==> flow/design.v <==
module unsigned_mult #(
parameter DWIDTH = 8  
)(
input  [  DWIDTH -1:0] op1    ,  
input  [  DWIDTH -1:0] op2    ,  
output [2*DWIDTH -1:0] result    
); 
assign result = op1 * op2;   
endmodule  
module signed_mult #(
parameter DWIDTH = 8  
)(
input  [  DWIDTH -1:0] op1    ,  
input  [  DWIDTH -1:0] op2    ,  
output [2*DWIDTH -1:0] result    
); 
wire   [  DWIDTH -1:0] abs_op1    ;   
wire   [  DWIDTH -1:0] abs_op2    ;   
wire   [2*DWIDTH -1:0] abs_result ;   
assign abs_op1 = op1[DWIDTH-1] ? (~op1 + 'd1) : op1;  
assign abs_op2 = op2[DWIDTH-1] ? (~op2 + 'd1) : op2;  
unsigned_mult #(
.DWIDTH (DWIDTH)  
)i_unsigned_mult_1(
 .op1    (abs_op1    ),  
 .op2    (abs_op2    ),  
 .result (abs_result )   
);  
assign result = (op1[DWIDTH-1] ^ op2[DWIDTH-1]) ? (~abs_result + 'd1) : abs_result; 
endmodule  
module comp_mult_1 #(
parameter DWIDTH = 8  
)(
input                              clk      ,  
input                              rst_n    ,  
input                              sw_rst   ,  
input                              op_val   ,  
output reg                         op_rdy   ,  
input      [      2*2*DWIDTH -1:0] op_data  ,  
output reg                         res_val  ,  
input                              res_rdy  ,  
output     [2*2*(DWIDTH + 1) -1:0] res_data    
); 
wire op_ld    ;  
reg  op_ld_d1 ;  
reg  op_ld_d2 ;  
reg  op_ld_d3 ;  
reg  op_ld_d4 ;  
reg  [  DWIDTH -1:0] x1 ;  
reg  [  DWIDTH -1:0] x2 ;  
reg  [  DWIDTH -1:0] y1 ;  
reg  [  DWIDTH -1:0] y2 ;  
reg  [  DWIDTH -1:0] mult_op1 ;  
reg  [  DWIDTH -1:0] mult_op2 ;  
wire [2*DWIDTH -1:0] prod     ;  
reg  [2*DWIDTH -1:0] prod_1_reg ;  
reg  [2*DWIDTH -1:0] prod_3_reg ;  
reg  [2*DWIDTH -1:0] xr         ;  
reg  [2*DWIDTH -1:0] yr         ;  
always @(posedge clk or negedge rst_n)
if(~rst_n)            op_rdy <= 1'b1 ; else
if(sw_rst)            op_rdy <= 1'b1 ; else
if(op_val & op_rdy)   op_rdy <= 1'b0 ; else 
if(res_val & res_rdy) op_rdy <= 1'b1 ; 
assign op_ld = op_val & op_rdy;
always @(posedge clk or negedge rst_n)
if(~rst_n) begin 
    op_ld_d1 <= 1'b0;
    op_ld_d2 <= 1'b0;
    op_ld_d3 <= 1'b0;
    op_ld_d4 <= 1'b0;
end else 
if(sw_rst) begin 
    op_ld_d1 <= 1'b0;
    op_ld_d2 <= 1'b0;
    op_ld_d3 <= 1'b0;
    op_ld_d4 <= 1'b0;
end else begin                        
    op_ld_d1 <= op_ld;     
    op_ld_d2 <= op_ld_d1;  
    op_ld_d3 <= op_ld_d2;  
    op_ld_d4 <= op_ld_d3;  
end 
always @(posedge clk or negedge rst_n)
if(~rst_n)    res_val <= 1'b0 ; else  
if(sw_rst)    res_val <= 1'b0 ; else  
if(op_ld_d4)  res_val <= 1'b1 ; else  
if(res_rdy)   res_val <= 1'b0 ;       
always @(posedge clk or negedge rst_n)
if(~rst_n) begin 
    x1 <= 'd0;
    y1 <= 'd0;
    x2 <= 'd0;
    y2 <= 'd0;
end else 
if(sw_rst) begin 
    x1 <= 'd0;
    y1 <= 'd0;
    x2 <= 'd0;
    y2 <= 'd0;
end else 
if(op_ld) begin                        
    x1 <= op_data[4*DWIDTH -1 -: DWIDTH]; 
    y1 <= op_data[3*DWIDTH -1 -: DWIDTH]; 
    x2 <= op_data[2*DWIDTH -1 -: DWIDTH]; 
    y2 <= op_data[1*DWIDTH -1 -: DWIDTH]; 
end 
always @(*)
casex({op_ld_d1, op_ld_d2, op_ld_d3, op_ld_d4})
4'b1xxx: mult_op1 = x1  ;
4'b01xx: mult_op1 = y1  ;
4'b001x: mult_op1 = x1  ;
4'b0001: mult_op1 = x2  ;
default: mult_op1 = 'd0 ;
endcase 
always @(*)
casex({op_ld_d1, op_ld_d2, op_ld_d3, op_ld_d4})
4'b1xxx: mult_op2 = x2  ;
4'b01xx: mult_op2 = y2  ;
4'b001x: mult_op2 = y2  ;
4'b0001: mult_op2 = y1  ;
default: mult_op2 = 'd0 ;
endcase
signed_mult #(
.DWIDTH (DWIDTH)  
) i_signed_mult (
 .op1    (mult_op1),  
 .op2    (mult_op2),  
 .result (prod    )   
);  
always @(posedge clk or negedge rst_n)
if(~rst_n)   prod_1_reg <= 'b0 ; else 
if(sw_rst)   prod_1_reg <= 'b0 ; else 
if(op_ld_d1) prod_1_reg <= prod;           
always @(posedge clk or negedge rst_n)
if(~rst_n)   xr <= 'b0              ; else 
if(sw_rst)   xr <= 'b0              ; else 
if(op_ld_d2) xr <= prod_1_reg - prod;      
always @(posedge clk or negedge rst_n)
if(~rst_n)   prod_3_reg <= 'b0 ; else 
if(sw_rst)   prod_3_reg <= 'b0 ; else 
if(op_ld_d3) prod_3_reg <= prod;           
always @(posedge clk or negedge rst_n)
if(~rst_n)   yr <= 'b0              ; else 
if(sw_rst)   yr <= 'b0              ; else 
if(op_ld_d4) yr <= prod_3_reg + prod;       
assign res_data = {{{'d2{xr[2*DWIDTH-1]}},xr},
                   {{'d2{yr[2*DWIDTH-1]}},yr}};  
endmodule  
module comp_mult_2 #(
parameter DWIDTH = 8  
)(
input                              clk      ,  
input                              rst_n    ,  
input                              sw_rst   ,  
input                              op_val   ,  
output reg                         op_rdy   ,  
input      [      2*2*DWIDTH -1:0] op_data  ,  
output reg                         res_val  ,  
input                              res_rdy  ,  
output     [2*2*(DWIDTH + 1) -1:0] res_data    
); 
wire op_ld    ;  
reg  op_ld_d1 ;  
reg  op_ld_d2 ;  
reg  [  DWIDTH -1:0] x1 ;  
reg  [  DWIDTH -1:0] x2 ;  
reg  [  DWIDTH -1:0] y1 ;  
reg  [  DWIDTH -1:0] y2 ;  
wire [  DWIDTH -1:0] mult0_op2 ;  
wire [  DWIDTH -1:0] mult1_op2 ;  
wire [2*DWIDTH -1:0] prod1 ;  
wire [2*DWIDTH -1:0] prod2 ;  
reg  [ 2*DWIDTH-1:0] xr ;  
reg  [ 2*DWIDTH-1:0] yr ;  
always @(posedge clk or negedge rst_n)
if(~rst_n)            op_rdy <= 1'b1 ; else
if(sw_rst)            op_rdy <= 1'b1 ; else
if(op_val & op_rdy)   op_rdy <= 1'b0 ; else 
if(res_val & res_rdy) op_rdy <= 1'b1 ; 
assign op_ld = op_val & op_rdy;
always @(posedge clk or negedge rst_n)
if(~rst_n) begin 
    op_ld_d1 <= 1'b0;
    op_ld_d2 <= 1'b0;
end else 
if(sw_rst) begin 
    op_ld_d1 <= 1'b0;
    op_ld_d2 <= 1'b0;
end else begin                        
    op_ld_d1 <= op_ld; 
    op_ld_d2 <= op_ld_d1; 
end 
always @(posedge clk or negedge rst_n)
if(~rst_n)    res_val <= 1'b0 ; else  
if(sw_rst)    res_val <= 1'b0 ; else  
if(op_ld_d2)  res_val <= 1'b1 ; else  
if(res_rdy)   res_val <= 1'b0 ;       
always @(posedge clk or negedge rst_n)
if(~rst_n) begin 
    x1 <= 'd0;
    y1 <= 'd0;
    x2 <= 'd0;
    y2 <= 'd0;
end else 
if(sw_rst) begin 
    x1 <= 'd0;
    y1 <= 'd0;
    x2 <= 'd0;
    y2 <= 'd0;
end else 
if(op_ld) begin                        
    x1 <= op_data[4*DWIDTH -1 -: DWIDTH]; 
    y1 <= op_data[3*DWIDTH -1 -: DWIDTH]; 
    x2 <= op_data[2*DWIDTH -1 -: DWIDTH]; 
    y2 <= op_data[1*DWIDTH -1 -: DWIDTH]; 
end 
assign mult0_op2 = op_ld_d1 ? x2 : y2 ;  
assign mult1_op2 = op_ld_d1 ? y2 : x2 ;  
signed_mult #(
.DWIDTH (DWIDTH)  
)i_signed_mult_0(
 .op1    (x1        ),  
 .op2    (mult0_op2 ),  
 .result (prod1     )   
);  
signed_mult #(
.DWIDTH (DWIDTH)  
)i_signed_mult_1(
 .op1    (y1        ),  
 .op2    (mult1_op2 ),  
 .result (prod2     )   
);  
always @(posedge clk or negedge rst_n)
if(~rst_n)   xr <= 'b0             ; else 
if(sw_rst)   xr <= 'b0             ; else 
if(op_ld_d1) xr <= prod1 - prod2 ;       
always @(posedge clk or negedge rst_n)
if(~rst_n)   yr <= 'b0           ; else 
if(sw_rst)   yr <= 'b0           ; else 
if(op_ld_d2) yr <= prod1 + prod2 ;       
assign res_data = {{{'d2{xr[2*DWIDTH-1]}},xr},
                   {{'d2{yr[2*DWIDTH-1]}},yr}};  
endmodule  
module comp_mult_4 #(
parameter DWIDTH = 8  
)(
input                              clk      ,  
input                              rst_n    ,  
input                              sw_rst   ,  
input                              op_val   ,  
output reg                         op_rdy   ,  
input      [      2*2*DWIDTH -1:0] op_data  ,  
output reg                         res_val  ,  
input                              res_rdy  ,  
output     [2*2*(DWIDTH + 1) -1:0] res_data    
); 
wire op_ld;  
wire [  DWIDTH -1:0] x1 ;  
wire [  DWIDTH -1:0] x2 ;  
wire [  DWIDTH -1:0] y1 ;  
wire [  DWIDTH -1:0] y2 ;  
wire [2*DWIDTH -1:0] prod1  ;  
wire [2*DWIDTH -1:0] prod2  ;  
wire [2*DWIDTH -1:0] prod3  ;  
wire [2*DWIDTH -1:0] prod4  ;  
reg  [2*DWIDTH-1 :0] xr ;  
reg  [2*DWIDTH-1 :0] yr ;  
always @(posedge clk or negedge rst_n)
if(~rst_n)            op_rdy <= 1'b1 ; else
if(sw_rst)            op_rdy <= 1'b1 ; else
if(op_val & op_rdy)   op_rdy <= 1'b0 ; else 
if(res_rdy)           op_rdy <= 1'b1 ; 
assign op_ld = op_val & op_rdy;
always @(posedge clk or negedge rst_n)
if(~rst_n)              res_val <= 1'b0 ; else  
if(sw_rst)              res_val <= 1'b0 ; else  
if(op_ld)               res_val <= 1'b1 ; else  
if(res_rdy)             res_val <= 1'b0 ;       
assign x1 = op_data[4*DWIDTH -1 -: DWIDTH]; 
assign y1 = op_data[3*DWIDTH -1 -: DWIDTH]; 
assign x2 = op_data[2*DWIDTH -1 -: DWIDTH]; 
assign y2 = op_data[1*DWIDTH -1 -: DWIDTH]; 
signed_mult #(
.DWIDTH (DWIDTH)  
)i_signed_mult_0(
 .op1    (x1     ),  
 .op2    (x2     ),  
 .result (prod1  )   
);  
signed_mult #(
.DWIDTH (DWIDTH)  
)i_signed_mult_1(
 .op1    (x1     ),  
 .op2    (y2     ),  
 .result (prod2  )   
);  
signed_mult #(
.DWIDTH (DWIDTH)  
)i_signed_mult_2(
 .op1    (x2     ),  
 .op2    (y1     ),  
 .result (prod3  )   
);  
signed_mult #(
.DWIDTH (DWIDTH)  
)i_signed_mult_3(
 .op1    (y1     ),  
 .op2    (y2     ),  
 .result (prod4  )   
);  
always @(posedge clk or negedge rst_n)
if(~rst_n)   xr <= 'b0           ; else 
if(sw_rst)   xr <= 'b0           ; else 
if(op_ld)    xr <= prod1 - prod4 ;       
always @(posedge clk or negedge rst_n)
if(~rst_n)   yr <= 'b0           ; else 
if(sw_rst)   yr <= 'b0           ; else 
if(op_ld)    yr <= prod2 + prod3 ;       
assign res_data = {{{'d2{xr[2*DWIDTH-1]}},xr},
                   {{'d2{yr[2*DWIDTH-1]}},yr}};  
endmodule  
module comp_mult_wrapper #(
parameter DWIDTH  = 8 ,  
parameter NO_MULT = 4    
)(
input                          clk      ,  
input                          rst_n    ,  
input                          sw_rst   ,  
input                          op_val   ,  
output                         op_rdy   ,  
input  [      2*2*DWIDTH -1:0] op_data  ,  
output                         res_val  ,  
input                          res_rdy  ,  
output [2*2*(DWIDTH + 1) -1:0] res_data    
); 
generate 
    if(NO_MULT == 4) begin : GEN_4_MULTS
        comp_mult_4 #(
        .DWIDTH (DWIDTH)  
        )i_comp_mult_4 (
        .clk      (clk      ),  
        .rst_n    (rst_n    ),  
        .sw_rst   (sw_rst   ),  
        .op_val   (op_val   ),  
        .op_rdy   (op_rdy   ),  
        .op_data  (op_data  ),  
        .res_val  (res_val  ),  
        .res_rdy  (res_rdy  ),  
        .res_data (res_data )   
        ); 
    end
    else if(NO_MULT == 2) begin : GEN_2_MULTS
        comp_mult_2 #(
        .DWIDTH (DWIDTH)  
        )i_comp_mult_2 (
        .clk      (clk      ),  
        .rst_n    (rst_n    ),  
        .sw_rst   (sw_rst   ),  
        .op_val   (op_val   ),  
        .op_rdy   (op_rdy   ),  
        .op_data  (op_data  ),  
        .res_val  (res_val  ),  
        .res_rdy  (res_rdy  ),  
        .res_data (res_data )   
        ); 
    end else if(NO_MULT == 1) begin : GEN_1_MULT
        comp_mult_1 #(
        .DWIDTH (DWIDTH)  
        )i_comp_mult_1 (
        .clk      (clk      ),  
        .rst_n    (rst_n    ),  
        .sw_rst   (sw_rst   ),  
        .op_val   (op_val   ),  
        .op_rdy   (op_rdy   ),  
        .op_data  (op_data  ),  
        .res_val  (res_val  ),  
        .res_rdy  (res_rdy  ),  
        .res_data (res_data )   
        ); 
    end
    else begin : ERROR
        initial begin 
            $display("%M ERROR: Invalid number of multipliers, NO_MULT should be 1, 2 or 4 \n");
            $stop;
        end 
    end 
endgenerate 
endmodule  
module comp_mult_top #(
parameter NO_MULT   = 4     ,  
parameter APB_BADDR = 0     ,  
parameter SYS_AW    = 16    ,  
parameter REG_DW    = 16       
)(
input                    clk         ,  
input                    rst_n       ,  
input      [ SYS_AW-1:0] apb_paddr   ,  
input                    apb_psel    ,  
input                    apb_penable ,  
input                    apb_pwrite  ,  
input      [REG_DW -1:0] apb_pwdata  ,  
output                   apb_pready  ,  
output reg [REG_DW -1:0] apb_prdata  ,  
output reg               apb_pslverr ,  
output reg               mem_ce      ,  
output reg               mem_we      ,  
output reg [SYS_AW -1:0] mem_addr    ,  
output reg [     8 -1:0] mem_wr_data ,  
input      [     8 -1:0] mem_rd_data    
);
localparam DWIDTH = 8 ;
localparam IDLE   = 2'b00;  
localparam RD_OPS = 2'b01;  
localparam WORK   = 2'b10;  
localparam WR_RES = 2'b11;  
reg  [       REG_DW -1:0] op1_addr      ;  
reg  [       REG_DW -1:0] op2_addr      ;  
reg  [       REG_DW -1:0] res_addr      ;  
reg  [       REG_DW -1:0] no_op         ;  
reg  [       REG_DW -1:0] cfg_start     ;  
reg  [       REG_DW -1:0] sts_stop      ;  
wire                      wr_op1_addr   ;  
wire                      wr_op2_addr   ;  
wire                      wr_res_addr   ;  
wire                      wr_no_op      ;  
wire                      wr_cfg_start  ;  
wire                      wr_sts_stop   ;  
wire                      rd_sts_stop   ;  
wire                      rd_sts_state  ;  
wire                      sel_regs      ;  
reg                       op_val        ;  
wire                      op_rdy        ;  
wire [   2*2*DWIDTH -1:0] op_data       ;  
wire                      res_val       ;  
reg                       res_rdy       ;  
wire [2*2*(DWIDTH+1)-1:0] res_data      ;  
wire                      set_res_rdy   ;  
reg  [     3*DWIDTH -1:0] data_reg      ;  
reg  [            2 -1:0] sts_cstate    ;  
wire                      start         ;  
wire                      sw_rst        ;  
wire                      byte_rd_done  ;  
wire                      byte_wr_done  ;  
wire                      finish        ;  
wire                      next_op       ;  
reg                       mem_ce_d      ;  
reg                       mem_we_d      ;  
wire                      set_mem_ce    ;  
wire                      set_mem_we    ;  
reg  [            3 -1:0] byte_cnt      ;  
reg  [       REG_DW -1:0] op_cnt        ;  
comp_mult_wrapper #(
.DWIDTH  (DWIDTH  ),  
.NO_MULT (NO_MULT )   
) i_comp_mult_wrapper (
.clk      (clk     ),  
.rst_n    (rst_n   ),  
.sw_rst   (sw_rst  ),  
.op_val   (op_val  ),  
.op_rdy   (op_rdy  ),  
.op_data  (op_data ),  
.res_val  (res_val ),  
.res_rdy  (res_rdy ),  
.res_data (res_data)   
); 
assign apb_pready = 1'b1;  
assign wr_op1_addr  = apb_psel & apb_penable &  apb_pwrite & (apb_paddr == APB_BADDR + 0); 
assign wr_op2_addr  = apb_psel & apb_penable &  apb_pwrite & (apb_paddr == APB_BADDR + 1); 
assign wr_res_addr  = apb_psel & apb_penable &  apb_pwrite & (apb_paddr == APB_BADDR + 2); 
assign wr_no_op     = apb_psel & apb_penable &  apb_pwrite & (apb_paddr == APB_BADDR + 3); 
assign wr_cfg_start = apb_psel & apb_penable &  apb_pwrite & (apb_paddr == APB_BADDR + 4); 
assign wr_sts_stop  = apb_psel & apb_penable &  apb_pwrite & (apb_paddr == APB_BADDR + 5);  
assign rd_sts_stop  = apb_psel & apb_penable & ~apb_pwrite & (apb_paddr == APB_BADDR + 5);  
assign rd_sts_state = apb_psel & apb_penable & ~apb_pwrite & (apb_paddr == APB_BADDR + 6);  
assign sel_regs = wr_op1_addr  |
                  wr_op2_addr  |
                  wr_res_addr  |
                  wr_no_op     |
                  wr_cfg_start |
                  wr_sts_stop  |
                  rd_sts_stop  |
                  rd_sts_state ;
always @(posedge clk or negedge rst_n)
if(~rst_n)        apb_pslverr <= 'd0         ; else   
if(apb_pslverr)   apb_pslverr <= 'd0         ; else   
if(apb_penable)   apb_pslverr <= ~sel_regs   ;        
always @(posedge clk or negedge rst_n)
if(~rst_n)          op1_addr  <= 'd0            ; else  
if(wr_op1_addr)     op1_addr  <= apb_pwdata     ; else  
if(byte_rd_done)    op1_addr  <= op1_addr + 'd2 ;
always @(posedge clk or negedge rst_n)
if(~rst_n)          op2_addr  <= 'd0            ; else  
if(wr_op2_addr)     op2_addr  <= apb_pwdata     ; else  
if(byte_rd_done)    op2_addr  <= op2_addr + 'd2 ;
always @(posedge clk or negedge rst_n)
if(~rst_n)          res_addr  <= 'd0            ; else  
if(wr_res_addr)     res_addr  <= apb_pwdata     ; else  
if(byte_wr_done)    res_addr  <= res_addr + 'd6 ;
always @(posedge clk or negedge rst_n)
if(~rst_n)          no_op     <= 'd0            ; else  
if(wr_no_op)        no_op     <= apb_pwdata     ;       
always @(posedge clk or negedge rst_n)              
if(~rst_n)          cfg_start <= 'd0            ; else  
if(~sw_rst & start) cfg_start <= 'd0            ; else  
if(wr_cfg_start)    cfg_start <= apb_pwdata     ;       
always @(posedge clk or negedge rst_n)        
if(~rst_n)          sts_stop  <= 'd0            ; else  
if(wr_sts_stop)     sts_stop  <= apb_pwdata     ; else  
if(finish)          sts_stop  <= {{REG_DW-1{1'b0}}, 1'b1} ;  
always @(posedge clk or negedge rst_n)
if(~rst_n)          apb_prdata <= 'd0                            ; else  
if(rd_sts_stop)     apb_prdata <= sts_stop                       ; else  
if(rd_sts_state)    apb_prdata <= {{REG_DW-2{1'b0}}, sts_cstate} ;       
assign start  = cfg_start[0] & (no_op > 'd0);
assign sw_rst = cfg_start[1];
always @(posedge clk or negedge rst_n)
if(~rst_n) 
    sts_cstate <= IDLE;      
else if(sw_rst) 
    sts_cstate <= IDLE; 
else begin 
    case(sts_cstate)
        IDLE    : if(start)                 
                    sts_cstate <= RD_OPS;   
                  else
                    sts_cstate <= IDLE;
        RD_OPS  : if(byte_rd_done)  
                    sts_cstate <= WORK;     
                  else 
                    sts_cstate <= RD_OPS;
        WORK    : if(res_val)
                    sts_cstate <= WR_RES;   
                  else 
                    sts_cstate <= WORK;
        default : if(finish) 
                    sts_cstate <= IDLE;     
                  else if(next_op)
                    sts_cstate <= RD_OPS;   
                  else 
                    sts_cstate <= WR_RES;
    endcase 
end   
assign byte_rd_done = (sts_cstate == RD_OPS) & (byte_cnt == 3'd3);   
assign byte_wr_done = (sts_cstate == WR_RES) & (byte_cnt == 3'd5);   
assign next_op      = byte_wr_done & (op_cnt != (no_op - 'd1));      
assign finish       = byte_wr_done & (op_cnt == (no_op - 'd1));      
always @(posedge clk or negedge rst_n)
if(~rst_n)          byte_cnt <= 3'd0            ; else  
if(byte_rd_done)    byte_cnt <= 3'd0            ; else  
if(byte_wr_done)    byte_cnt <= 3'd0            ; else  
if(mem_ce)          byte_cnt <= byte_cnt + 3'd1 ;       
always @(posedge clk or negedge rst_n)
if(~rst_n)          op_cnt <= 'd0          ; else  
if(finish)          op_cnt <= 'd0          ; else  
if(next_op)         op_cnt <= op_cnt + 'd1 ;       
always @(posedge clk or negedge rst_n)
if(~rst_n)          op_val <= 1'b0; else   
if(byte_rd_done)    op_val <= 1'b1; else   
if(op_val & op_rdy) op_val <= 1'b0;        
always @(posedge clk or negedge rst_n)
if(~rst_n)          data_reg <= 'd0; else   
if(mem_ce_d & ~mem_we_d) begin              
    case(byte_cnt)
        3'b001 :    data_reg[3*DWIDTH-1 : 2*DWIDTH] <= mem_rd_data;  
        3'b010 :    data_reg[2*DWIDTH-1 : 1*DWIDTH] <= mem_rd_data;  
        3'b011 :    data_reg[1*DWIDTH-1 : 0       ] <= mem_rd_data;  
        default:    data_reg                        <= data_reg; 
    endcase 
end 
assign op_data = {data_reg, mem_rd_data};  
assign set_res_rdy = (sts_cstate == WR_RES) & (byte_cnt == 3'd4);  
always @(posedge clk or negedge rst_n)
if(~rst_n)       res_rdy <= 1'b0; else   
if(set_res_rdy)  res_rdy <= 1'b1; else   
if(byte_wr_done) res_rdy <= 1'b0;        
always @(*) 
    if(sts_cstate == RD_OPS)
        if(byte_cnt < 3'd2) mem_addr = op1_addr + byte_cnt       ; else  
                            mem_addr = op2_addr + byte_cnt - 'd2 ;       
    else  
                            mem_addr = res_addr + byte_cnt;              
always @(*)
    case(byte_cnt)
        3'b000  : mem_wr_data <= res_data[25:18];           
        3'b001  : mem_wr_data <= res_data[33:26];           
        3'b010  : mem_wr_data <= {6'd0, res_data[35:34]};   
        3'b011  : mem_wr_data <= res_data[ 7:0 ];           
        3'b100  : mem_wr_data <= res_data[15:8 ];           
        default : mem_wr_data <= {6'd0, res_data[17:16]};   
    endcase 
assign set_mem_ce = ((sts_cstate == IDLE)   & start   ) |   
                    ((sts_cstate == WR_RES) & next_op ) |   
                    ((sts_cstate == WORK)   & res_val ) ;   
always @(posedge clk or negedge rst_n)
if(~rst_n)        mem_ce <= 1'b0; else  
if(set_mem_ce)    mem_ce <= 1'b1; else  
if(byte_rd_done | byte_wr_done) 
                  mem_ce <= 1'b0;       
assign set_mem_we = (sts_cstate == WORK) & res_val;  
always @(posedge clk or negedge rst_n)
if(~rst_n)        mem_we <= 1'b0; else     
if(set_mem_we)    mem_we <= 1'b1; else     
if(byte_wr_done)  mem_we <= 1'b0;          
always @(posedge clk or negedge rst_n)
if(~rst_n) mem_ce_d <= 1'b0   ; else       
if(sw_rst) mem_ce_d <= 1'b0   ; else       
           mem_ce_d <= mem_ce ;        
always @(posedge clk or negedge rst_n)    
if(~rst_n) mem_we_d <= 1'b0   ; else       
if(sw_rst) mem_we_d <= 1'b0   ; else       
           mem_we_d <= mem_we ;
endmodule  
Reports on comp_mult_top
What the tools print for comp_mult_top, step after step.
Line numbers count from 1 in the design file above.
Operators: Yosys type, input widths -> output width; for muxes data width and select width s.
Cell names lack the library's common part.
{"block": "inputs", "top": "comp_mult_top", "clk_port": "clk", "library": "sky130hd", "pvt_corner": "tt_025C_1v80"}

Elaborated design
Source: Yosys, flattened and elaborated, memories not mapped. Widths are those after wreduce. Registers that Yosys merges into a memory's read port (data or address) are not register bits. Print and check cells do not count. Equal cells are merged and count once.
{"block": "bits", "register_bits": 184, "in_bits": 45, "out_inout_bits": 44, "word_cells": 191}
{"block": "classes", "n_addsub": 20, "multipliers": 4, "compare": 2, "eq_ne": 16, "mux": 56, "bitwise": 49, "n_reduce_logical": 20}
{"block": "ops", "cell": "$mul 8x8->16", "count": 4}
{"block": "ops", "cell": "$mux 16", "count": 22}
{"block": "ops", "cell": "$add 16x1->16 const B", "count": 5}
{"block": "ops", "cell": "$not 16->16", "count": 4}
{"block": "ops", "cell": "$add 16x3->16", "count": 3}
{"block": "ops", "cell": "$eq 16x3->1 const B", "count": 3}
{"block": "ops", "cell": "$pmux 8 s5", "count": 1}
{"block": "ops", "cell": "$add 16x2->16 const B", "count": 2}
{"block": "ops", "cell": "$eq 16x2->1 const B", "count": 2}
{"block": "ops", "cell": "$eq 16x32->1", "count": 1}
{"block": "ops", "cell": "$ne 16x32->1", "count": 1}
{"block": "ops", "cell": "$add 8x1->8 const B", "count": 4}
{"block": "ops", "cell": "$not 8->8", "count": 4}
{"block": "ops", "cell": "$mux 8", "count": 4}
{"block": "ops", "cell": "$reduce_bool 2->1", "count": 12}
{"block": "ops", "cell": "$and 1x1->1", "count": 23}
{"block": "ops", "cell": "$mux 1", "count": 19}
{"block": "ops", "cell": "$sub 16x1->17 const B", "count": 1}
{"block": "ops", "cell": "$gt 16x1->1 const B", "count": 1}
{"block": "ops", "cell": "$eq 16x1->1 const B", "count": 1}
{"block": "ops", "cell": "$add 16x16->16", "count": 1}
{"block": "ops", "cell": "$sub 16x16->16", "count": 1}
{"block": "ops", "cell": "$sub 16x2->16 const B", "count": 1}
{"block": "ops", "cell": "$add 16x3->16 const B", "count": 1}
{"block": "ops", "cell": "$logic_not 16->1", "count": 1}
{"block": "ops", "cell": "$mux 2", "count": 6}
{"block": "ops", "cell": "$or 1x1->1", "count": 10}
{"block": "ops", "cell": "$mux 3", "count": 3}
Not listed: further kinds 14, cells in them 26.

Logic depth
Yosys ltp: most cells in a row. Word level: on the elaborated netlist, between registers, memories and ports. Mapped: between sequential cells and ports; inverters and the memories' decode and read muxes count.
{"block": "depth", "ltp_word": 13, "ABC_AREA": 0, "ltp_mapped": 34, "ltp_nobuf": 31}

Synthesis result
Yosys stat after the flow's synthesis: flattened, memories mapped to cells. It holds for the ABC_AREA given above (unset counts as 0); a run with the other value may have another netlist.
The area totals of this step are shown rounded.
{"block": "synth_totals", "cells": 2497, "area_um2": 21400, "seq_area_um2": 4610, "ff_cells": 184, "buffers": 100}
{"block": "types", "type": "dfrtp_1", "count": 183, "type_area_um2": 4.58E+03}
{"block": "types", "type": "fa_1", "count": 149, "type_area_um2": 2.98E+03}
{"block": "types", "type": "ha_1", "count": 227, "type_area_um2": 2.84E+03}
{"block": "types", "type": "xnor2_1", "count": 159, "type_area_um2": 1.39E+03}
{"block": "types", "type": "nor2_1", "count": 331, "type_area_um2": 1.24E+03}
{"block": "types", "type": "inv_1", "count": 291, "type_area_um2": 1.09E+03}
{"block": "types", "type": "xor2_1", "count": 91, "type_area_um2": 797.014}
{"block": "types", "type": "o21ai_0", "count": 147, "type_area_um2": 735.706}
{"block": "types", "type": "nand2_1", "count": 178, "type_area_um2": 668.141}
{"block": "types", "type": "mux2_2", "count": 45, "type_area_um2": 506.736}
{"block": "types", "type": "a21oi_1", "count": 95, "type_area_um2": 475.456}
{"block": "types", "type": "a22o_1", "count": 40, "type_area_um2": 350.336}
{"block": "types", "type": "clkbuf_1", "count": 92, "type_area_um2": 345.331}
{"block": "types", "type": "nand3_1", "count": 40, "type_area_um2": 200.192}
{"block": "types", "type": "or2_2", "count": 32, "type_area_um2": 200.192}
{"block": "types", "type": "nor3_1", "count": 36, "type_area_um2": 180.173}
{"block": "types", "type": "or3_1", "count": 27, "type_area_um2": 168.912}
{"block": "types", "type": "a21o_1", "count": 21, "type_area_um2": 157.651}
Not listed: further types 67, cells in them 313.
By module: a second synthesis without flattening, with its own total; a netlist apart from the flattened one above.
{"block": "hier_totals", "cells_unflattened": 2698, "hier_area_um2": 23000}
Rows give one instance, submodules left out.
{"block": "modules", "mod": "comp_mult_top", "n_inst": 1, "cells": 1026, "area_um2": 9230, "mod_seq_area_um2": 3750}
{"block": "modules", "mod": "unsigned_mult (DWIDTH=8)", "n_inst": 4, "cells": 243, "area_um2": 2110, "mod_seq_area_um2": 0.0}
{"block": "modules", "mod": "comp_mult_4 (DWIDTH=8)", "n_inst": 1, "cells": 328, "area_um2": 2760, "mod_seq_area_um2": 852}
{"block": "modules", "mod": "signed_mult (DWIDTH=8)", "n_inst": 4, "cells": 93, "area_um2": 646, "mod_seq_area_um2": 0.0}
{"block": "modules", "mod": "comp_mult_wrapper", "n_inst": 1, "cells": 0, "area_um2": 0.0, "mod_seq_area_um2": 0.0}

Path before layout
Path of least setup slack by OpenSTA after synthesis, without wires, with an ideal clock, recovery checks aside; 20% of the period is set as input and as output delay. Where synthesis merged equal registers, the netlist keeps one of their names.
{"block": "synth_path", "path_type": "input to register", "from": "input port mem_rd_data[0]", "to": "register i_comp_mult_wrapper.GEN_4_MULTS.i_comp_mult_4.yr[15]", "clock_period_ns": 10.0, "in_delay_ns": 2.000, "setup_time_ns": 0.121, "launch_ns": 2.000, "arrival_ns": 8.961, "required_time_ns": 9.879, "path_slack_ns": 0.918, "delay_ns": 7.082, "driving_pins": 30, "path_buffers": 2, "synth_period_reached_ns": 9.082}
"delay_ns" = arrival - input delay + setup time.
"driving_pins" counts driving pins, that of a launching flip-flop among them; a cell with two outputs on the path counts twice.
"synth_period_reached_ns" = period - worst setup slack (recovery checks aside). The figure is calculated, with input and output delays left at 20% of the set period.
Between the ends stands the longest chain of elaborated cells between them, by number of cells; it is not shown to be the way that was timed. Of several equally long chains one is given.
Each line given opens the expression or statement behind the cell; cells for indexed reads and writes are added by Yosys, which also makes memories of some case tables.
A register here has more assigning lines than the two given.
{"block": "synth_between", "cell_sequence": "inv_1 -> clkbuf_1 -> ha_1 -> nand2b_1 -> o21ai_0 -> xor2_1 -> clkbuf_1 -> nor2_1 -> fa_1 -> inv_1 -> fa_1 -> inv_1 -> fa_1 -> inv_1 -> fa_1 -> inv_1 -> ha_1 -> o21a_1 -> a2111oi_0 -> nor2_1 -> xor2_1 -> nor3_1 -> a21oi_1 -> xnor2_1 -> ha_1 -> a21o_1 -> a31oi_1 -> o21ai_0 -> xnor2_1 -> a22o_1", "elab_chain_len": 10, "cells_between": 10, "lines_between": 5, "classes_between": "add/sub (3); mul (1); mux (4); logic (2)"}
{"block": "synth_rtl", "item": "from (decl)", "line": 410, "source": "input      [     8 -1:0] mem_rd_data"}
{"block": "synth_rtl", "item": "$not 8->8", "line": 21, "source": "assign abs_op2 = op2[DWIDTH-1] ? (~op2 + 'd1) : op2;"}
{"block": "synth_rtl", "item": "$add 8x1->8", "line": 21}
{"block": "synth_rtl", "item": "$mux 8", "line": 21}
{"block": "synth_rtl", "item": "$mul 8x8->16", "line": 8, "source": "assign result = op1 * op2;"}
{"block": "synth_rtl", "item": "$not 16->16", "line": 29, "source": "assign result = (op1[DWIDTH-1] ^ op2[DWIDTH-1]) ? (~abs_result + 'd1) : abs_result;"}
{"block": "synth_rtl", "item": "$add 16x1->16", "line": 29}
{"block": "synth_rtl", "item": "$mux 16", "line": 29}
{"block": "synth_rtl", "item": "$add 16x16->16", "line": 319, "source": "if(op_ld)    yr <= prod2 + prod3 ;"}
{"block": "synth_rtl", "item": "$mux 16", "line": 319}
{"block": "synth_rtl", "item": "$mux 16", "line": 318, "source": "if(sw_rst)   yr <= 'b0           ; else"}
{"block": "synth_rtl", "item": "to (assign)", "line": 318}
{"block": "synth_rtl", "item": "to (assign)", "line": 319}
{"block": "synth_rtl", "item": "to (decl)", "line": 268, "source": "reg  [2*DWIDTH-1 :0] yr ;"}

Worst path after layout
Path of least setup slack in the final report of run A (OpenROAD, finished layout, wires in). Where an end is a register, its clock arrival counts in the times.
{"block": "layout_path", "path_type": "input to register", "from": "input port mem_rd_data[1]", "to": "register i_comp_mult_wrapper.GEN_4_MULTS.i_comp_mult_4.xr[15]", "clock_period_ns": 9.98, "in_delay_ns": 2.00, "setup_time_ns": 0.10, "launch_ns": 2.00, "arrival_ns": 9.45, "required_time_ns": 10.35, "path_slack_ns": 0.91, "driving_pins": 28, "path_buffers": 1}
Between the ends stands the longest chain of elaborated cells between them, by number of cells; it is not shown to be the way that was timed. Of several equally long chains one is given.
A register here has more assigning lines than the two given.
{"block": "layout_between", "cell_sequence": "clkdlybuf4s50_1 -> or3_1 -> o31ai_1 -> xor2_1 -> or2_2 -> fa_1 -> fa_1 -> inv_1 -> fa_1 -> inv_1 -> fa_1 -> inv_1 -> ha_2 -> nor2b_1 -> a221oi_1 -> nand3_1 -> nor4b_4 -> nand3_1 -> nor3_2 -> nor2_1 -> xnor2_1 -> ha_1 -> nand2_1 -> o31a_1 -> o21ai_1 -> xnor2_1 -> xnor2_1 -> a22o_1", "elab_chain_len": 10, "cells_between": 10, "lines_between": 5, "classes_between": "add/sub (3); mul (1); mux (4); logic (2)"}
{"block": "layout_rtl", "item": "from (decl)", "line": 410, "source": "input      [     8 -1:0] mem_rd_data"}
{"block": "layout_rtl", "item": "$not 8->8", "line": 21, "source": "assign abs_op2 = op2[DWIDTH-1] ? (~op2 + 'd1) : op2;"}
{"block": "layout_rtl", "item": "$add 8x1->8", "line": 21}
{"block": "layout_rtl", "item": "$mux 8", "line": 21}
{"block": "layout_rtl", "item": "$mul 8x8->16", "line": 8, "source": "assign result = op1 * op2;"}
{"block": "layout_rtl", "item": "$not 16->16", "line": 29, "source": "assign result = (op1[DWIDTH-1] ^ op2[DWIDTH-1]) ? (~abs_result + 'd1) : abs_result;"}
{"block": "layout_rtl", "item": "$add 16x1->16", "line": 29}
{"block": "layout_rtl", "item": "$mux 16", "line": 29}
{"block": "layout_rtl", "item": "$sub 16x16->16", "line": 315, "source": "if(op_ld)    xr <= prod1 - prod4 ;"}
{"block": "layout_rtl", "item": "$mux 16", "line": 315}
{"block": "layout_rtl", "item": "$mux 16", "line": 314, "source": "if(sw_rst)   xr <= 'b0           ; else"}
{"block": "layout_rtl", "item": "to (assign)", "line": 314}
{"block": "layout_rtl", "item": "to (assign)", "line": 315}
{"block": "layout_rtl", "item": "to (decl)", "line": 267, "source": "reg  [2*DWIDTH-1 :0] xr ;"}

Appendix: measured runs

Module comp_mult_top, platform sky130hd: 3 stored runs of the flow (Yosys, OpenROAD) with differing settings, in no particular order. Input and output delays are each 20% of the period that was set; the output load is 0.01 pF.
"achievedPeriod_ns": clock period set for the run, less the worst setup slack. It is reckoned from that one timing run; input and output delays stay at 20% of the period that was set.
"worst_setup_path_time_ns": the worst setup path's part of the clock period (all of it between registers, 20% less for each end at a port) less its slack. A launch clock that arrives late makes it longer, a capture clock that arrives late makes it shorter.
By "power_mw" is meant OpenSTA's value without simulated activity: inputs other than the clock are taken to toggle once in ten clock periods, and the tool carries that through the logic.
Results are given in rounded form.

{"run": "run A", "settings": { "ABC_AREA": 0, "CAP_MARGIN": 5, "CELL_PAD_IN_SITES_DETAIL_PLACEMENT": 1, "CORE_MARGIN": 7, "CORE_UTILIZATION": 56, "CTS_CLUSTER_DIAMETER": 279, "CTS_CLUSTER_SIZE": 95, "GPL_ROUTABILITY_DRIVEN": 1, "GPL_TIMING_DRIVEN": 1, "HOLD_SLACK_MARGIN": 0.1, "MAX_ROUTING_LAYER": "met4", "PLACE_DENSITY_LB_ADDON": 0.17, "SETUP_SLACK_MARGIN": 0.67, "SLEW_MARGIN": 40, "period_ns": 9.98 }, "results": { "finish.stdcell_area_um2": 23600, "final_hold_ws_ns": 0.452, "synth_chip_area_um2": 21400, "worst_setup_path_time_ns": 7.08, "critical_path_kind": "input to register", "fin_ws_ns": 0.907, "fin_util_pct": 62.8, "achievedPeriod_ns": 9.073, "final_die_area_um2": 43900, "total_negative_slack_ns": 0.000, "power_mw": 2.58 }}
{"run": "run B", "settings": { "CELL_PAD_IN_SITES_DETAIL_PLACEMENT": 1, "CELL_PAD_IN_SITES_GLOBAL_PLACEMENT": 0, "CORE_ASPECT_RATIO": 1.38, "CORE_MARGIN": 3, "CORE_UTILIZATION": 51, "MAX_ROUTING_LAYER": "met4", "PLACE_DENSITY_LB_ADDON": 0.16, "SETUP_SLACK_MARGIN": 1.73, "TNS_END_PERCENT": 60, "period_ns": 7.28, "CAP_MARGIN": 20, "SLEW_MARGIN": 20 }, "results": { "finish.stdcell_area_um2": 27000, "final_hold_ws_ns": 0.455, "synth_chip_area_um2": 21400, "worst_setup_path_time_ns": 8.27, "critical_path_kind": "register to register", "fin_ws_ns": -0.988, "fin_util_pct": 65.5, "achievedPeriod_ns": 8.268, "final_die_area_um2": 44500, "total_negative_slack_ns": -7.70, "power_mw": 4.89 }}
{"run": "run C", "settings": { "CORE_UTILIZATION": 45, "GPL_TIMING_DRIVEN": 0, "MAX_ROUTING_LAYER": "met4", "MIN_ROUTING_LAYER": "met2", "PLACE_DENSITY_LB_ADDON": 0.24, "SETUP_SLACK_MARGIN": -1.62, "period_ns": 16.6, "CAP_MARGIN": 20, "CORE_MARGIN": 2, "SLEW_MARGIN": 20 }, "results": { "finish.stdcell_area_um2": 23700, "final_hold_ws_ns": 0.462, "synth_chip_area_um2": 21400, "worst_setup_path_time_ns": 9.61, "critical_path_kind": "input to register", "fin_ws_ns": 3.67, "fin_util_pct": 50.6, "achievedPeriod_ns": 12.931, "final_die_area_um2": 49300, "total_negative_slack_ns": 0.000, "power_mw": 1.53 }}
